==> flow/design.v <==
`timescale 1ns/1ps
module axi_fifo #(
    parameter WIDTH     = 32,
    parameter DEPTH     = 16,
    parameter PTR_WIDTH = 4    
)(
    input  logic             clk,
    input  logic             resetn, 
    input  logic             push,
    input  logic [WIDTH-1:0] fifo_wdata,
    input  logic             pop,
    output wire  [WIDTH-1:0] fifo_rdata,
    output wire              fifo_full,
    output wire              fifo_empty
);
logic [WIDTH-1:0]   mem [DEPTH-1:0];
logic [PTR_WIDTH:0] wptr;
logic [PTR_WIDTH:0] rptr;
wire [PTR_WIDTH:0] fill_level;
wire               wrap;
always @(posedge clk) begin
    if (push && (!fifo_full)) begin
        mem[wptr[PTR_WIDTH-1:0]] <= fifo_wdata;
    end
end
always @(posedge clk or negedge resetn) begin
    if (!resetn) begin
        wptr <= {PTR_WIDTH+1{1'b0}};
    end else if (push && (!fifo_full)) begin
        wptr <= wptr + {{(PTR_WIDTH){1'b0}}, 1'b1};
    end
end
always @(posedge clk or negedge resetn) begin
    if (!resetn) begin
        rptr <= {PTR_WIDTH+1{1'b0}};
    end else if (pop && (!fifo_empty)) begin
        rptr <= rptr + {{(PTR_WIDTH){1'b0}}, 1'b1};
    end
end
assign wrap = wptr[PTR_WIDTH] ^ rptr[PTR_WIDTH];
assign fill_level = {wrap, wptr[PTR_WIDTH-1:0]} - {1'b0, rptr[PTR_WIDTH-1:0]};
assign fifo_full = (fill_level == DEPTH);
assign fifo_empty = (fill_level == {PTR_WIDTH+1{1'b0}});
assign fifo_rdata = mem[rptr[PTR_WIDTH-1:0]];
endmodule
`timescale 1ns/1ps
module axi4_dut 
   (
    input wire ACLK,
    input wire ARESETn,
    input wire [4-1:0] MEM_AWID,
    input wire [32-1:0] MEM_AWADDR,
    input wire [8-1:0] MEM_AWLEN,
    input wire [3-1:0] MEM_AWSIZE,
    input wire [2-1:0] MEM_AWBURST,
    input wire [1-1:0] MEM_AWLOCK,
    input wire [4-1:0] MEM_AWCACHE,
    input wire [3-1:0] MEM_AWPROT,
    input wire [4-1:0] MEM_AWQOS,
    input wire MEM_AWVALID,
    output wire MEM_AWREADY,
    input wire [32-1:0] MEM_WDATA,
    input wire [(32/8)-1:0] MEM_WSTRB,
    input wire MEM_WLAST,
    input wire MEM_WVALID,
    output wire MEM_WREADY,
    output wire [4-1:0] MEM_BID,
    output wire [2-1:0] MEM_BRESP,
    output wire MEM_BVALID,
    input wire MEM_BREADY,
    input wire [4-1:0] MEM_ARID,
    input wire [32-1:0] MEM_ARADDR,
    input wire [8-1:0] MEM_ARLEN,
    input wire [3-1:0] MEM_ARSIZE,
    input wire [2-1:0] MEM_ARBURST,
    input wire [1-1:0] MEM_ARLOCK,
    input wire [4-1:0] MEM_ARCACHE,
    input wire [3-1:0] MEM_ARPROT,
    input wire [4-1:0] MEM_ARQOS,
    input wire MEM_ARVALID,
    output wire MEM_ARREADY,
    output wire [4-1:0] MEM_RID,
    output wire [32-1:0] MEM_RDATA,
    output wire [2-1:0] MEM_RRESP,
    output wire MEM_RLAST,
    output wire MEM_RVALID,
    input wire MEM_RREADY
);
reg [32-1:0] reg_bank [0:32-1];
wire	aw_push;
wire	aw_pop;
wire	w_push;
wire	w_pop;
wire	ar_push;
wire	ar_pop;
wire	r_push;
wire	r_pop;
wire	b_push;
wire	b_pop;
wire	aw_fifo_full;
wire	aw_fifo_empty;
wire	w_fifo_full;
wire	w_fifo_empty;
wire	ar_fifo_full;
wire	ar_fifo_empty;
wire	r_fifo_full;
wire	r_fifo_empty;
wire	b_fifo_full;
wire	b_fifo_empty;
wire [(32 + 8 + 3 + 2 + 4 + 3 + 1 + 4 +  4 + 7  )-1:0] aw_fifo_wdata;
wire [(32 + 8 + 3 + 2 + 4 + 3 + 1 + 4 +  4 + 7  )-1:0] aw_fifo_rdata;
wire [( 32 + 8 + 3 + 2 + 4 + 3 +1 +4 +4 + 7 )-1:0] ar_fifo_wdata;
wire [( 32 + 8 + 3 + 2 + 4 + 3 +1 +4 +4 + 7 )-1:0] ar_fifo_rdata;
wire [(1 + (32/8) + 32 )-1:0]  w_fifo_wdata;
wire [(1 + (32/8) + 32 )-1:0]  w_fifo_rdata;
wire [( 32 + 2 + 4 + 2 )-1:0]  r_fifo_rdata;
wire [(2 + 4 )-1:0]  b_fifo_wdata;
wire [(2 + 4 )-1:0]  b_fifo_rdata;
reg [( 32 + 2 + 4 + 2 )-1:0] r_fifo_wdata;
reg [2-1:0] bresp_int;  
axi_fifo #(
    .WIDTH((32 + 8 + 3 + 2 + 4 + 3 + 1 + 4 +  4 + 7  )),
    .DEPTH(16),
    .PTR_WIDTH(4)
) aw_fifo (
    .clk(ACLK),
    .resetn(ARESETn),
    .push(aw_push),
    .fifo_wdata(aw_fifo_wdata),
    .pop(aw_pop),
    .fifo_rdata(aw_fifo_rdata),
    .fifo_full(aw_fifo_full),
    .fifo_empty(aw_fifo_empty)
);
assign aw_push = MEM_AWVALID && MEM_AWREADY && !aw_fifo_full;
assign MEM_AWREADY = !aw_fifo_full;
assign aw_pop = !aw_fifo_empty && !w_fifo_empty && !b_fifo_full;
assign aw_fifo_wdata = {MEM_AWID, MEM_AWADDR, MEM_AWLEN, {{1'b0}, MEM_AWSIZE}, {{2'b00}, MEM_AWBURST}, MEM_AWCACHE, {{1'b0}, MEM_AWPROT}, {{3'b000}, MEM_AWLOCK}, MEM_AWQOS};  
axi_fifo #(
    .WIDTH((1 + (32/8) + 32 )),
    .DEPTH(16),
    .PTR_WIDTH(4)
) w_fifo (
    .clk(ACLK),
    .resetn(ARESETn),
    .push(w_push),
    .fifo_wdata(w_fifo_wdata),
    .pop(w_pop),
    .fifo_rdata(w_fifo_rdata),
    .fifo_full(w_fifo_full),
    .fifo_empty(w_fifo_empty)
);
assign w_push = MEM_WVALID && MEM_WREADY && !w_fifo_full;
assign MEM_WREADY = !w_fifo_full;
assign w_pop = !w_fifo_empty && aw_pop;
assign w_fifo_wdata = {MEM_WLAST, MEM_WSTRB, MEM_WDATA};
axi_fifo #(
    .WIDTH((2 + 4 )),
    .DEPTH(16),
    .PTR_WIDTH(4)
) b_fifo (
    .clk(ACLK),
    .resetn(ARESETn),
    .push(b_push),
    .fifo_wdata(b_fifo_wdata),
    .pop(b_pop),
    .fifo_rdata(b_fifo_rdata),
    .fifo_full(b_fifo_full),
    .fifo_empty(b_fifo_empty)
);
assign b_push = w_pop && !b_fifo_full && aw_pop;
assign b_pop = MEM_BREADY && MEM_BVALID;
assign MEM_BVALID = !b_fifo_empty;
assign MEM_BID = b_fifo_rdata[(2 + 4 )-1:(2 + 4 )-4];
assign MEM_BRESP = b_fifo_rdata[(2 + 4 )-4-1:0];
assign b_fifo_wdata = {aw_fifo_rdata[(32 + 8 + 3 + 2 + 4 + 3 + 1 + 4 +  4 + 7  )-1:(32 + 8 + 3 + 2 + 4 + 3 + 1 + 4 +  4 + 7  )-4], bresp_int};
axi_fifo #(
    .WIDTH(( 32 + 8 + 3 + 2 + 4 + 3 +1 +4 +4 + 7 )),
    .DEPTH(16),
    .PTR_WIDTH(4)
) ar_fifo (
    .clk(ACLK),
    .resetn(ARESETn),
    .push(ar_push),
    .fifo_wdata(ar_fifo_wdata),
    .pop(ar_pop),
    .fifo_rdata(ar_fifo_rdata),
    .fifo_full(ar_fifo_full),
    .fifo_empty(ar_fifo_empty)
);
assign ar_push = MEM_ARVALID && MEM_ARREADY && !ar_fifo_full;  
assign MEM_ARREADY = !ar_fifo_full;
assign ar_pop = !ar_fifo_empty && !r_fifo_full;
assign ar_fifo_wdata = {MEM_ARID, MEM_ARADDR, MEM_ARLEN, {{1'b0}, MEM_ARSIZE}, {{2'b00}, MEM_ARBURST}, MEM_ARCACHE, {{1'b0}, MEM_ARPROT}, {{3'b000}, MEM_ARLOCK}, MEM_ARQOS};
axi_fifo #(
    .WIDTH(( 32 + 2 + 4 + 2 )),
    .DEPTH(16),
    .PTR_WIDTH(4)
) r_fifo (
    .clk(ACLK),
    .resetn(ARESETn),
    .push(r_push),
    .fifo_wdata(r_fifo_wdata),
    .pop(r_pop),
    .fifo_rdata(r_fifo_rdata),
    .fifo_full(r_fifo_full),
    .fifo_empty(r_fifo_empty)
);
assign r_push = ar_pop && !r_fifo_full;
assign r_pop = MEM_RREADY && MEM_RVALID;
assign MEM_RVALID = !r_fifo_empty;
assign MEM_RID = r_fifo_rdata[( 32 + 2 + 4 + 2 )-1:2+2+32];
assign MEM_RDATA = r_fifo_rdata[32-1:0];
assign MEM_RRESP = r_fifo_rdata[2+2+32-1:32];
assign MEM_RLAST = 1'b1;
always @(posedge ACLK or negedge ARESETn) begin
    if (!ARESETn) begin
        integer i;
        for (i = 0; i < 32; i = i + 1) begin
            reg_bank[i] <= {32{1'b0}};
        end
    end else begin
        if (aw_pop && w_pop) begin
            if (aw_fifo_rdata[(32 + 8 + 3 + 2 + 4 + 3 + 1 + 4 +  4 + 7  )-5:32] >= 32'h00000000 && aw_fifo_rdata[(32 + 8 + 3 + 2 + 4 + 3 + 1 + 4 +  4 + 7  )-5:32] <= 32'h0000001F) begin
                reg_bank[aw_fifo_rdata[(32 + 8 + 3 + 2 + 4 + 3 + 1 + 4 +  4 + 7  )-5:32]] <= w_fifo_rdata[32-1:0];
            end
        end
    end
end
always @(*) begin
    bresp_int = 2'b00;
    if (aw_pop && w_pop) begin
        if (aw_fifo_rdata[(32 + 8 + 3 + 2 + 4 + 3 + 1 + 4 +  4 + 7  )-5:32] >= 32'h00000000 && aw_fifo_rdata[(32 + 8 + 3 + 2 + 4 + 3 + 1 + 4 +  4 + 7  )-5:32] <= 32'h0000001F) begin
            bresp_int = 2'b00;  
        end else begin
            bresp_int = 2'b11;  
        end
    end
end
always @(*) begin
    r_fifo_wdata = {( 32 + 2 + 4 + 2 ){1'b0}};
    if (!ARESETn) begin
        r_fifo_wdata = {( 32 + 2 + 4 + 2 ){1'b0}};
    end else begin
        if (ar_pop) begin
            if (ar_fifo_rdata[( 32 + 8 + 3 + 2 + 4 + 3 +1 +4 +4 + 7 )-5:32] >= 32'h00000000 && ar_fifo_rdata[( 32 + 8 + 3 + 2 + 4 + 3 +1 +4 +4 + 7 )-5:32] <= 32'h0000001F) begin
                r_fifo_wdata = {ar_fifo_rdata[( 32 + 8 + 3 + 2 + 4 + 3 +1 +4 +4 + 7 )-1:( 32 + 8 + 3 + 2 + 4 + 3 +1 +4 +4 + 7 )-4], {{2'b00}, 2'b00}, reg_bank[ar_fifo_rdata[( 32 + 8 + 3 + 2 + 4 + 3 +1 +4 +4 + 7 )-5:32]]};
            end else begin
                r_fifo_wdata = {ar_fifo_rdata[( 32 + 8 + 3 + 2 + 4 + 3 +1 +4 +4 + 7 )-1:( 32 + 8 + 3 + 2 + 4 + 3 +1 +4 +4 + 7 )-4], {{2'b00}, 2'b11}, {32{1'b0}}};  
            end
        end
    end
end
endmodule
==> Tool chain data of axi4_dut <==
The steps from the RTL of axi4_dut to its reports follow in flow order.
Line numbers count from 1 in the design file above.
Operators carry their Yosys type and port widths (W data, S select, Z words).
Library cell names are shortened.
{ "design": {"top": "axi4_dut", "clock_port": "ACLK", "library": "sky130hd", "corner": "tt_025C_1v80"} }

==> Word-level counts <==
Yosys after proc, flatten, opt, wreduce and memory -nomap, before mapping. Enables and synchronous resets that opt folds into registers are not counted as muxes. Print and check cells are not counted. Equal cells are merged and count once.
Memory sizes are those after Yosys's memory passes, which may raise the word count (mostly to a power of two), join words into wider ones and drop unused or constant bits.
{ "bits": {"elab_cells": 236, "ff_bits": 1074, "output_inout_bits": 50, "ram_bits": 3504, "memories": 5, "input_bits": 166} }
{ "classes": {"equal": 67, "reduce_logical": 77, "muxes": 21, "n_cmp": 4, "n_logic": 5, "n_addsub": 15} }
{ "memory_table": {"columns": ["name", "size", "word_bits", "read_ports", "wr", "line", "source"], "rows": [
  ["ar_fifo.mem", 16, 68, 1, 1, 16, "logic [WIDTH-1:0]   mem [DEPTH-1:0];"],
  ["aw_fifo.mem", 16, 68, 1, 1, 16, null],
  ["r_fifo.mem", 16, 40, 1, 1, 16, null],
  ["w_fifo.mem", 16, 37, 1, 1, 16, null],
  ["b_fifo.mem", 16, 6, 1, 1, 16, null]
]} }
{ "op_table": {"columns": ["op", "n"], "rows": [
  ["$pmux W32 S32", 1],
  ["$eq A5 B5 Y1 const B", 37],
  ["$mux W68", 2],
  ["$mux W40", 3],
  ["$reduce_and A3 Y1", 32],
  ["$eq A5 B4 Y1 const B", 16],
  ["$ge A32 B1 Y1 const B", 2],
  ["$le A32 B5 Y1 const B", 2],
  ["$add A5 B1 Y5 const B", 10],
  ["$eq A5 B3 Y1 const B", 8],
  ["$mux W37", 1],
  ["$logic_not A5 Y1", 7],
  ["$mux W34", 1],
  ["$logic_and A1 B1 Y1", 28],
  ["$sub A5 B4 Y5", 5],
  ["$eq A5 B2 Y1 const B", 4],
  ["$mux W4", 5],
  ["$logic_not A1 Y1", 10],
  ["$eq A5 B1 Y1 const B", 2],
  ["$mux W6", 1],
  ["$xor A1 B1 Y1", 5],
  ["$mux W1", 5],
  ["$mux W2", 2]
]} }

==> Depth <==
Depth = most cells in a row (Yosys ltp): at word level without a register or memory, in the mapped netlist without a sequential cell, where the memories' decode and read muxes count.
{ "depth": {"depth_word": 11, "abc_area": 0, "mapped_depth": 15, "depth_no_buf": 10} }

==> Mapped cells and area <==
The flow's flattened synthesis, as Yosys stat reports it; memories are mapped. The netlist is that of the ABC_AREA named above (0 if unset); the other value can give another one.
{ "types": {"columns": ["cell_type", "n", "type_area_um2"], "rows": [
  ["edfxtp_1", 2336, 7.01E+04],
  ["dfrtp_1", 1074, 2.69E+04],
  ["mux4_2", 451, 1.02E+04],
  ["mux2_2", 704, 7.93E+03],
  ["mux2_1", 349, 3.93E+03],
  ["nor4_1", 177, 1.11E+03],
  ["a22oi_1", 141, 1.06E+03],
  ["clkbuf_1", 280, 1.05E+03],
  ["mux2i_1", 97, 970.931],
  ["buf_2", 133, 665.638],
  ["ha_1", 45, 563.04],
  ["nand4_1", 86, 538.016],
  ["nand3_1", 107, 535.514],
  ["nand2_1", 128, 480.461],
  ["nor2_1", 113, 424.157],
  ["nor3_1", 84, 420.403],
  ["a2111oi_0", 47, 411.645],
  ["and3_1", 64, 400.384]
]} }
Not listed: further types 74, cells in them 798.
{ "mapped": {"buf_cells": 482, "synth_area_um2": 133608.1, "ffs": 3410, "sequential_area_um2": 97023.1, "cells": 7214} }
By module: a second synthesis without flattening, with its own total; a netlist apart from the flattened one above.
{ "hier_totals": {"cells_unflattened": 9222, "hier_area_um2": 182471.3} }
Rows give one instance, submodules left out.
{ "by_module": {"columns": ["mod", "cells", "mod_area_um2", "seq_area_um2", "instances"], "rows": [
  ["axi_fifo", 1594, 41609.9, 32921.6, 2],
  ["axi4_dut", 3681, 46652.2, 25624.6, 1],
  ["axi_fifo", 1192, 25072.8, 19468.7, 1],
  ["axi_fifo", 908, 23034.6, 18027.3, 1],
  ["axi_fifo", 253, 4491.8, 3133.0, 1]
]} }

==> Path before layout <==
Path of least setup slack by OpenSTA after synthesis, without wires, with an ideal clock, recovery checks aside; 20% of the period is set as input and as output delay. Where synthesis merged equal registers, the netlist keeps one of their names.
{ "synth_timing": {"path_kind": "reg2reg", "start": "register ar_fifo.rptr[2]", "end": "memory r_fifo.mem[3][0]", "path_buffers": 5, "t_arrival_ns": 5.791, "launch_ns": 0.000, "tclk_ns": 10.0, "path_slack_ns": 3.732, "required_time_ns": 9.523, "setup_time_ns": 0.477, "path_stages": 15, "delay_ns": 6.268, "period_less_setup_slack_ns": 6.268} }
"delay_ns" is the arrival time less input delay plus setup time.
"path_stages": output pins that drive a net of the path, with the launching flip-flop's if there is one; two outputs of one cell count as two.
"period_less_setup_slack_ns" = period - worst setup slack (recovery checks aside). The figure is calculated, with input and output delays left at 20% of the set period.
The rows between start and end are the longest chain of elaborated cells between them; the timing report does not say that the signal goes this way. Where chains are equally long, one stands for them.
Each line given opens the expression or statement behind the cell; cells for indexed reads and writes are added by Yosys, which also makes memories of some case tables.
Only ways into the end's enable, where the timed path ends, are counted here.
{ "synth_between": {"path_cell_list": "dfrtp_1 -> buf_2 -> clkbuf_1 -> clkbuf_1 -> buf_1 -> clkinv_1 -> ha_1 -> o21ai_0 -> a21bo_2 -> a22oi_1 -> nor2_1 -> a22oi_1 -> clkbuf_1 -> nand2_1 -> nor3_1", "elab_chain_cells": 7, "cone_cells": 8, "classes_between": "add/sub (1); mux (2); reduce/logical (5)"} }
{ "synth_lines": {"columns": ["element", "line", "source"], "rows": [
  ["from (decl)", 18, "logic [PTR_WIDTH:0] rptr;"],
  ["from (assign)", 35, "rptr <= {PTR_WIDTH+1{1'b0}};"],
  ["from (assign)", 37, "rptr <= rptr + {{(PTR_WIDTH){1'b0}}, 1'b1};"],
  ["$sub A5 B4 Y5", 41, "assign fill_level = {wrap, wptr[PTR_WIDTH-1:0]} - {1'b0, rptr[PTR_WIDTH-1:0]};"],
  ["$logic_not A5 Y1", 43, "assign fifo_empty = (fill_level == {PTR_WIDTH+1{1'b0}});"],
  ["$logic_not A1 Y1", 193, "assign ar_pop = !ar_fifo_empty && !r_fifo_full;"],
  ["$logic_and A1 B1 Y1", 193, null],
  ["$logic_and A1 B1 Y1", 209, "assign r_push = ar_pop && !r_fifo_full;"],
  ["$logic_and A1 B1 Y1", 22, "if (push && (!fifo_full)) begin"],
  ["$mux W4", 22, null],
  ["to (decl)", 16, "logic [WIDTH-1:0]   mem [DEPTH-1:0];"]
]} }

==> Timing after layout <==
Path of least setup slack in the final report of job 1 (OpenROAD, finished layout, wires in). Where an end is a register, its clock arrival counts in the times.
{ "layout_timing": {"path_kind": "reg2reg", "start": "register ar_fifo.rptr[3]", "end": "memory r_fifo.mem[7][22]", "tclk_ns": 7.22, "path_buffers": 2, "path_slack_ns": 1.51, "launch_ns": 0.92, "t_arrival_ns": 6.37, "setup_time_ns": 0.25, "path_stages": 11, "required_time_ns": 7.88} }
The rows between start and end are the longest chain of elaborated cells between them; the timing report does not say that the signal goes this way. Where chains are equally long, one stands for them.
The chain passes a memory read, where the word-level depth is cut; so it can be longer than that depth.
The path ends at the data pin of a flip-flop with enable; ways to the enable are not counted.
{ "layout_between": {"path_cell_list": "dfrtp_1 -> buf_4 -> nor2b_1 -> nand2_1 -> nand3_1 -> buf_4 -> nand2_2 -> nor2_2 -> a222oi_1 -> nand4_1 -> o221a_2", "elab_chain_cells": 7, "cone_cells": 47, "classes_between": "add/sub (1); compare (2); eq/ne (31); mux (5); reduce/logical (7); memory (1)"} }
{ "layout_lines": {"columns": ["element", "line", "source"], "rows": [
  ["from (decl)", 18, "logic [PTR_WIDTH:0] rptr;"],
  ["from (assign)", 35, "rptr <= {PTR_WIDTH+1{1'b0}};"],
  ["from (assign)", 37, "rptr <= rptr + {{(PTR_WIDTH){1'b0}}, 1'b1};"],
  ["$mem_v2 Z16 W68", 16, "logic [WIDTH-1:0]   mem [DEPTH-1:0];"],
  ["$ge A32 B1 Y1", 246, "if (ar_fifo_rdata[( 32 + 8 + 3 + 2 + 4 + 3 +1 +4 +4 + 7 )-5:32] >= 32'h00000000 && ar_fifo_rdata[( 32 + 8 + 3 ..."],
  ["$logic_and A1 B1 Y1", 246, null],
  ["$mux W34", 246, null],
  ["$mux W40", 245, "if (ar_pop) begin"],
  ["$mux W40", 242, "if (!ARESETn) begin"],
  ["$mux W40", 22, "if (push && (!fifo_full)) begin"],
  ["to (decl)", 16, null]
]} }

==> runs of axi4_dut <==
Below are 3 stored runs of the flow (Yosys, OpenROAD; platform sky130hd) on axi4_dut, each with its settings and what was measured, unordered. Constraints: input delay and output delay 20% of the set period each, output load 0.01 pF.
"achieved clock period" is the run's clock period less its worst setup slack. It is reckoned from that one timing run; input and output delays stay at 20% of the period that was set.
"time used up by the worst setup path" means the part of the period allowed to the worst setup path (the constraints hold back 20% at inputs and 20% at outputs) less its slack; where the path has registers, the arrival times of their clocks count too.
"total power after layout": no workload was simulated; the value follows from the tool's default switching activity.

==> job 1: settings <==
{ "CELL_PAD_IN_SITES_DETAIL_PLACEMENT": 0, "CELL_PAD_IN_SITES_GLOBAL_PLACEMENT": 2, "CORE_MARGIN": 9, "CTS_CLUSTER_DIAMETER": 206, "CTS_CLUSTER_SIZE": 82, "GPL_ROUTABILITY_DRIVEN": 1, "HOLD_SLACK_MARGIN": 0.03, "MAX_ROUTING_LAYER": "met4", "MIN_ROUTING_LAYER": "met2", "PLACE_DENSITY": 0.41, "SETUP_SLACK_MARGIN": 1.39, "period_ns": 7.22, "CAP_MARGIN": 20, "CORE_UTILIZATION": 40, "SLEW_MARGIN": 20 }
==> job 1: results <==
netlist area reported by Yosys: 133608.1 um^2
standard-cell area of the final layout: 144088.0 um^2
final design utilization: 43.5 %
achieved clock period: 5.707 ns
total power after layout: 0.055648 W
worst setup slack after layout: 1.513 ns
die size: 355150.0 um^2
time used up by the worst setup path: 5.71 ns
kind of the worst setup path: reg2reg
summed negative setup slack: 0.000 ns

==> job 2: settings <==
{ "CORE_UTILIZATION": 40, "PLACE_DENSITY": 0.6, "period_ns": 6.84, "CAP_MARGIN": 20, "CORE_MARGIN": 2, "SLEW_MARGIN": 20 }
==> job 2: results <==
netlist area reported by Yosys: 133608.1 um^2
standard-cell area of the final layout: 153360.0 um^2
final design utilization: 46.1 %
achieved clock period: 5.841 ns
total power after layout: 0.067443 W
worst setup slack after layout: 0.999 ns
die size: 338660.0 um^2
time used up by the worst setup path: 4.47 ns
kind of the worst setup path: reg2out
summed negative setup slack: 0.000 ns

==> job 3: settings <==
{ "CORE_MARGIN": 9, "CTS_CLUSTER_SIZE": 88, "MAX_ROUTING_LAYER": "met4", "MIN_ROUTING_LAYER": "met2", "PLACE_DENSITY_LB_ADDON": 0.16, "SETUP_SLACK_MARGIN": 1.39, "period_ns": 10.0, "CAP_MARGIN": 20, "CORE_UTILIZATION": 40, "SLEW_MARGIN": 20 }
==> job 3: results <==
netlist area reported by Yosys: 133608.1 um^2
standard-cell area of the final layout: 153542.0 um^2
final design utilization: 46.3 %
achieved clock period: 6.579 ns
total power after layout: 0.047784 W
worst setup slack after layout: 3.421 ns
die size: 355150.0 um^2
time used up by the worst setup path: 6.58 ns
kind of the worst setup path: reg2reg
summed negative setup slack: 0.000 ns
